==> flow/design.v <==
module uart_rx#(
	parameter CLK_FRE 	= 50,
	parameter UART_RATE = 115200
	) (
	input 				clk,    
	input 				rst_n,
	output 	 			recv_en,	
	output reg 	[ 7:0] 	recv_data,	
	input 				rx_pin 
);
parameter  RATE_CNT = (CLK_FRE * 1000_000 / UART_RATE) - 1;
reg [10:0] clk_cnt;
localparam WAIT = 2'd0, START = 2'd1, RECV = 2'd2, STOP = 2'd3;
reg [1:0] state;
assign recv_en = clk_cnt == RATE_CNT * 3 / 2;
reg [ 7:0] recv_data_r;
reg [ 2:0] recv_cnt;
always@(posedge clk)
	if(!rst_n)begin
		state 		<= WAIT;
		clk_cnt 	<= 0;
		recv_data 	<= 0;
	end
	else
	case(state)
		WAIT:
			if(!rx_pin)begin 
				recv_cnt <= 'd0;
				state <= START;
			end
		START:begin 
			if(clk_cnt == RATE_CNT / 2)begin 
				clk_cnt <= 0;
				state <= RECV;
			end
			else
				clk_cnt <= clk_cnt + 1;
		end
		RECV:begin 
			if(clk_cnt == RATE_CNT)begin 
				clk_cnt <= 0;
				recv_data_r[recv_cnt] <= rx_pin;
				recv_cnt <= recv_cnt + 1;
				state <= (recv_cnt == 7 )?STOP : RECV ;
			end
			else
				clk_cnt <= clk_cnt + 1;
		end
		STOP:begin 
			recv_data <= recv_data_r;
			if(clk_cnt == RATE_CNT * 3 / 2)begin 
				clk_cnt <= 0;
				state <= WAIT;
			end
			else 
				clk_cnt <= clk_cnt + 1;
		end
	endcase
endmodule
module uart_tx#(
	parameter CLK_FRE 	= 50,
	parameter UART_RATE = 115200
	) (
	input 				clk,    
	input 				rst_n,
	input 				send_en ,	
	output 	 			send_busy ,	
	input 		[ 7:0] 	send_data ,	
	output reg 			tx_pin
);
parameter  RATE_CNT = (CLK_FRE * 1000_000 / UART_RATE) - 1;
reg [10:0] clk_cnt;
localparam WAIT = 2'd0, START = 2'd1, SEND = 2'd2, STOP = 2'd3;
reg [1:0] state;
assign send_busy = state != WAIT;
reg [ 7:0] send_data_r;
reg [ 2:0] send_cnt;
always@(posedge clk)
	if(!rst_n)begin
		state 	<= WAIT;
		clk_cnt <= 0;
		tx_pin 	<= 1;
	end
	else
	case(state)
		WAIT:
			if(send_en)begin 
				send_data_r <= send_data;
				send_cnt <= 'd0;
				state <= START;
			end
		START:begin 
			tx_pin <= 0;
			if(clk_cnt == RATE_CNT)begin 
				clk_cnt <= 0;
				state <= SEND;
			end
			else
				clk_cnt <= clk_cnt + 1;
		end
		SEND:begin 
			tx_pin <= send_data_r[send_cnt];
			if(clk_cnt == RATE_CNT)begin 
				clk_cnt <= 0;
				send_cnt <= send_cnt + 1;
				state <= (send_cnt == 7 )?STOP : SEND ;
			end
			else
				clk_cnt <= clk_cnt + 1;
		end
		STOP:begin 
			tx_pin <= 1;
			if(clk_cnt == RATE_CNT)begin 
				clk_cnt <= 0;
				state <= WAIT;
			end
			else
				clk_cnt <= clk_cnt + 1;
		end
	endcase
endmodule
module uart_top (
	input 		clk,    
	input 		rst_n,
	input 		uart_rx,
	output		uart_tx
);
parameter CLK_FRE 		= 50;
parameter UART_RATE 	= 115200;
localparam SEND = 2'd0, WAIT = 2'd1;
reg [1:0] state;
reg  [31:0] wait_cnt;
reg  [ 7:0] send_cnt;
reg  [ 7:0] send_data;
reg  	    send_en;
wire [ 7:0] recv_data;
wire 		recv_en;
wire 		send_busy;
parameter 	ENG_NUM  = 9; 
parameter 	CHE_NUM  = 2; 
parameter 	DATA_NUM = CHE_NUM * 3 + ENG_NUM;  
wire [ DATA_NUM * 8 - 1:0] char_data = {8'hE4,8'hBD,8'hA0,8'hE5,8'hA5,8'hBD,"  World","\r\n"};
wire [ 7:0] char_byte = (send_cnt < DATA_NUM) ? char_data[ (DATA_NUM - 1 - send_cnt) * 8 +: 8] : 8'h00;
always@(posedge clk)
	if(!rst_n)begin
		state 		<= SEND;
		wait_cnt 	<= 0;
		send_cnt 	<= 0;
		send_en 	<= 'b0;
	end
	else
	case(state)
		SEND:begin  
			if(send_cnt == DATA_NUM + 1)begin 
				send_en 	<= 'b0;
				send_cnt 	<=  0;
				state 		<= WAIT;
			end
			else if(!send_busy)begin
				send_en 	<= 'b1;
				send_data 	<= char_byte;
				send_cnt 	<= send_cnt + 1;
			end
		end
		WAIT: 
			if(wait_cnt == CLK_FRE * 1000_000)begin 
				wait_cnt <= 0;
				state <= SEND;
			end
			else begin
				send_en <= recv_en;
				send_data <= recv_data;
				wait_cnt <= wait_cnt + 1;
			end
	endcase
uart_tx #(
	.CLK_FRE 	(CLK_FRE 	),
	.UART_RATE 	(UART_RATE 	)
	)uart_tx_m0(
	.clk 		(clk 		),
	.rst_n 		(rst_n 		),
	.send_en 	(send_en 	),
	.send_busy 	(send_busy 	),
	.send_data 	(send_data 	),
	.tx_pin 	(uart_tx 	)
	);
uart_rx #(
	.CLK_FRE 	(CLK_FRE 	),
	.UART_RATE 	(UART_RATE 	)
	)uart_rx_m0(
	.clk 		(clk 		),
	.rst_n 		(rst_n 		),
	.recv_en 	(recv_en 	),
	.recv_data 	(recv_data 	),
	.rx_pin 	(uart_rx 	)
	);
endmodule
### Step by step through the tools: uart_top

What the tools print for uart_top, step after step.
Lines are those of the file above, counted from 1.
The mark -- stands for no value.

| inputs | value |
|---|---|
| top | uart_top |
| clock input | clk |
| library | sky130hd |
| corner | tt_025C_1v80 |

### Word-level counts

Counts by Yosys on the flattened word-level netlist (proc, flatten, opt, wreduce; memories kept). Register bits leave out memories and registers merged into their read ports (data or address). Print and check cells are left out.

| operators by class | value |
|---|---|
| shifts and indexed selects | 4 |
| multiplexer cells | 42 |
| eq/ne operators | 30 |
| bitwise gates (word level) | 4 |
| $lt $le $gt $ge | 1 |
| reduce/logical cells | 23 |
| add/sub/neg operators | 8 |

Operators by type and width:

| operator | number |
|---|---|
| variable part select 120 x 12 -> 8 bit with constant A | 1 |
| 2-to-1 mux 8 bit | 8 |
| 2-to-1 mux 11 bit | 5 |
| case mux 11 bit (select 3 bit) | 1 |
| adder 32 x 1 -> 32 bit with constant B | 1 |
| == test 32 x 26 -> 1 bit with constant B | 1 |
| 2-to-1 mux 32 bit | 1 |
| adder 11 x 1 -> 11 bit with constant B | 2 |
| == test 11 x 9 -> 1 bit with constant B | 2 |
| 2-to-1 mux 2 bit | 10 |
| inequality test 2 bit with constant B | 8 |
| case mux 8 bit (select 2 bit) | 1 |
| case mux 2 bit (select 4 bit) | 2 |
| AND reduction 5 bit | 3 |
| inequality test 2 x 1 -> 1 bit with constant B | 6 |
| AND reduction 3 bit | 4 |
| case mux 3 bit (select 2 bit) | 2 |
| 2-to-1 mux 3 bit | 4 |
| == test 11 x 10 -> 1 bit with constant B | 1 |
| == test 11 x 8 -> 1 bit with constant B | 1 |
| subtractor 4 x 8 -> 9 bit with constant A | 1 |
| variable shift 1 x 4 -> 8 bit | 1 |
| variable shift 1 x 4 -> 8 bit with constant A | 1 |
| == test 2 bit with constant B | 4 |
| nonzero test 2 bit | 4 |
| AND reduction 4 bit | 2 |
| nonzero test 4 bit | 2 |
| adder 8 x 1 -> 8 bit with constant B | 1 |

Not listed: further kinds 20, cells in them 32.

| storage and ports | value |
|---|---|
| input port bits | 3 |
| register bits after elaboration | 108 |

### Longest topological paths

Depth = most cells in a row (Yosys ltp): at word level without a register or memory, in the mapped netlist without a sequential cell, where the memories' decode and read muxes count.

| logic depth | value |
|---|---|
| depth in word-level cells | 7 |
| ABC_AREA | 1 |
| depth in mapped cells | 12 |

### Netlist

Source: synth_stat.txt of the flow (Yosys; design flattened, memories mapped). It holds for the ABC_AREA given above (unset counts as 0); a run with the other value may have another netlist.
Totals and module areas in this step are rounded.

| synthesis totals | value |
|---|---|
| mapped cells | 774 |
| buffer cells | 10 |
| flip-flops | 110 |
| mapped area | 0.006 mm² |

Cells by type:

| type | number | area in all (µm²) |
|---|---|---|
| sky130_fd_sc_hd__dfxtp_1 | 80 | 1.6E+03 |
| sky130_fd_sc_hd__edfxtp_1 | 30 | 900.864 |
| sky130_fd_sc_hd__nand2_1 | 146 | 548.026 |
| sky130_fd_sc_hd__nor2_1 | 117 | 439.171 |
| sky130_fd_sc_hd__inv_1 | 86 | 322.81 |
| sky130_fd_sc_hd__ha_1 | 22 | 275.264 |
| sky130_fd_sc_hd__nand3_1 | 49 | 245.235 |
| sky130_fd_sc_hd__o21ai_0 | 43 | 215.206 |
| sky130_fd_sc_hd__xor2_1 | 21 | 183.926 |
| sky130_fd_sc_hd__a21oi_1 | 24 | 120.115 |
| sky130_fd_sc_hd__nand4_1 | 16 | 100.096 |
| sky130_fd_sc_hd__nor2_2 | 16 | 100.096 |
| sky130_fd_sc_hd__nor3_1 | 20 | 100.096 |
| sky130_fd_sc_hd__nor3_2 | 9 | 90.086 |
| sky130_fd_sc_hd__nand2_2 | 9 | 56.304 |
| sky130_fd_sc_hd__xnor2_1 | 6 | 52.55 |
| sky130_fd_sc_hd__nand4_2 | 4 | 50.048 |
| sky130_fd_sc_hd__nor2_4 | 4 | 45.043 |

Other cell types: 32; their cells: 72.

### Worst setup path after synthesis

Source: OpenSTA report_checks on the synthesized netlist (no wires, ideal clock, input and output delay 20% of the period each), path of least setup slack; recovery checks are left aside. Register names are those of the netlist, which keeps one name where synthesis merged equal registers.

| path after synthesis | value |
|---|---|
| path type | input-to-reg |
| from | input rst_n |
| to | register uart_rx_m0.recv_data_r[0] |
| period | 20.0 ns |
| required time | 19.617 ns |
| time at the first pin | 4.000 ns |
| library setup time | 0.383 ns |
| slack | 14.695 ns |
| stages on the path | 3 |
| buffers on the path | 1 |
| arrival | 4.922 ns |
| delay of the path | 1.305 ns |
| synthesis period reached | 5.305 ns |

"delay of the path" is the arrival time less input delay plus setup time.
"stages on the path": output pins that drive a net of the path, with the launching flip-flop's if there is one; two outputs of one cell count as two.
"synthesis period reached" is the clock period less the worst setup slack; recovery checks do not enter. This is arithmetic on one report: input and output delays are still those of the set period (20% each).
The rows between start and end are the longest chain of elaborated cells between them; the timing report does not say that the signal goes this way. Where chains are equally long, one stands for them.
Each line given opens the expression or statement behind the cell; cells for indexed reads and writes are added by Yosys, which also makes memories of some case tables.

| between the ends, after synthesis | value |
|---|---|
| path through | sky130_fd_sc_hd__inv_1 sky130_fd_sc_hd__clkbuf_1 sky130_fd_sc_hd__nor3_1 |
| length of the longest elaborated chain | 1 |

RTL lines, path after synthesis:

| element | line | RTL |
|---|---|---|
| start, declared | 124 | `input rst_n,` |
| AND reduction 3 bit | -- |  |
| end, assigned | 42 | `recv_data_r[recv_cnt] <= rx_pin;` |
| end, declared | 16 | `reg [ 7:0] recv_data_r;` |

### Worst path after layout

Path of least setup slack in the final report of stored run 1 (OpenROAD, finished layout, wires in). Where an end is a register, its clock arrival counts in the times.

| path post-layout | value |
|---|---|
| path type | input-to-reg |
| from | input rst_n |
| to | register uart_rx_m0.recv_data_r[7] |
| arrival | 3.16 ns |
| buffers on the path | 2 |
| library setup time | 0.36 ns |
| slack | 4.47 ns |
| period | 7.64 ns |
| stages on the path | 4 |
| required time | 7.63 ns |
| time at the first pin | 1.53 ns |

The rows between start and end are the longest chain of elaborated cells between them; the timing report does not say that the signal goes this way. Where chains are equally long, one stands for them.

| between the ends, post-layout | value |
|---|---|
| path through | sky130_fd_sc_hd__clkdlybuf4s50_1 sky130_fd_sc_hd__inv_1 sky130_fd_sc_hd__clkbuf_1 sky130_fd_sc_hd__nor3_2 |
| length of the longest elaborated chain | 1 |

RTL lines, path post-layout:

| element | line | RTL |
|---|---|---|
| start, declared | 124 | `input rst_n,` |
| AND reduction 3 bit | -- |  |
| end, assigned | 42 | `recv_data_r[recv_cnt] <= rx_pin;` |
| end, declared | 16 | `reg [ 7:0] recv_data_r;` |

==> runs of uart_top <==
Design uart_top on sky130hd. What follows are 3 stored runs of the flow, each under its own settings; their order means nothing. The constraints put input and output delay at 20% of the set period each and load the outputs with 0.01 pF.
"achieved clock period" is the run's clock period less its worst setup slack. It is reckoned from that one timing run; input and output delays stay at 20% of the period that was set.
"time on the worst setup path": the worst setup path's part of the clock period (all of it between registers, 20% less for each end at a port) less its slack. A launch clock that arrives late makes it longer, a capture clock that arrives late makes it shorter.
"power" is the tool's figure for a default switching activity; nothing was simulated.
The measured numbers are rounded.
Settings: -- = not set for that run.

| stored run | ABC_AREA | CELL_PAD_IN_SITES_DETAIL_PLACEMENT | CORE_ASPECT_RATIO | CORE_UTILIZATION | CTS_CLUSTER_DIAMETER | GPL_TIMING_DRIVEN | TNS_END_PERCENT | period_ns | CAP_MARGIN | CORE_MARGIN | SLEW_MARGIN | CTS_CLUSTER_SIZE | PLACE_DENSITY | setup slack of the worst path (ns) | chip area after synthesis (Yosys) (mm²) | overall die area (mm²) | utilization after layout | final worst hold slack (ns) | achieved clock period (ns) | standard-cell area after layout (mm²) | time on the worst setup path (ns) | critical path type | power (W) | post-route setup TNS (ns) |
|---|---|---|---|---|---|---|---|---|---|---|---|---|---|---|---|---|---|---|---|---|---|---|---|---|
| stored run 1 | 1 | 1 | 0.71 | 40 | 272 | 0 | 40 | 7.64 | 20 | 2 | 20 | -- | -- | 4.5 | 0.006 | 0.016 | 0.45 | 0.42 | 3.173 | 0.0065 | 1.64 | input-to-reg | 0.0016 | 0.000 |
| stored run 2 | 1 | -- | 0.71 | 40 | 272 | -- | 5 | 20.0 | 20 | 2 | 20 | -- | -- | 14 | 0.006 | 0.016 | 0.45 | 0.41 | 6.010 | 0.0065 | 2.01 | input-to-reg | 0.0006 | 0.000 |
| stored run 3 | -- | 0 | -- | 25 | 368 | -- | -- | 5.5 | 20 | 2 | 20 | 32 | 0.72 | 2.9 | 0.0055 | 0.023 | 0.28 | 0.42 | 2.650 | 0.0061 | 1.55 | input-to-reg | 0.002 | 0.000 |
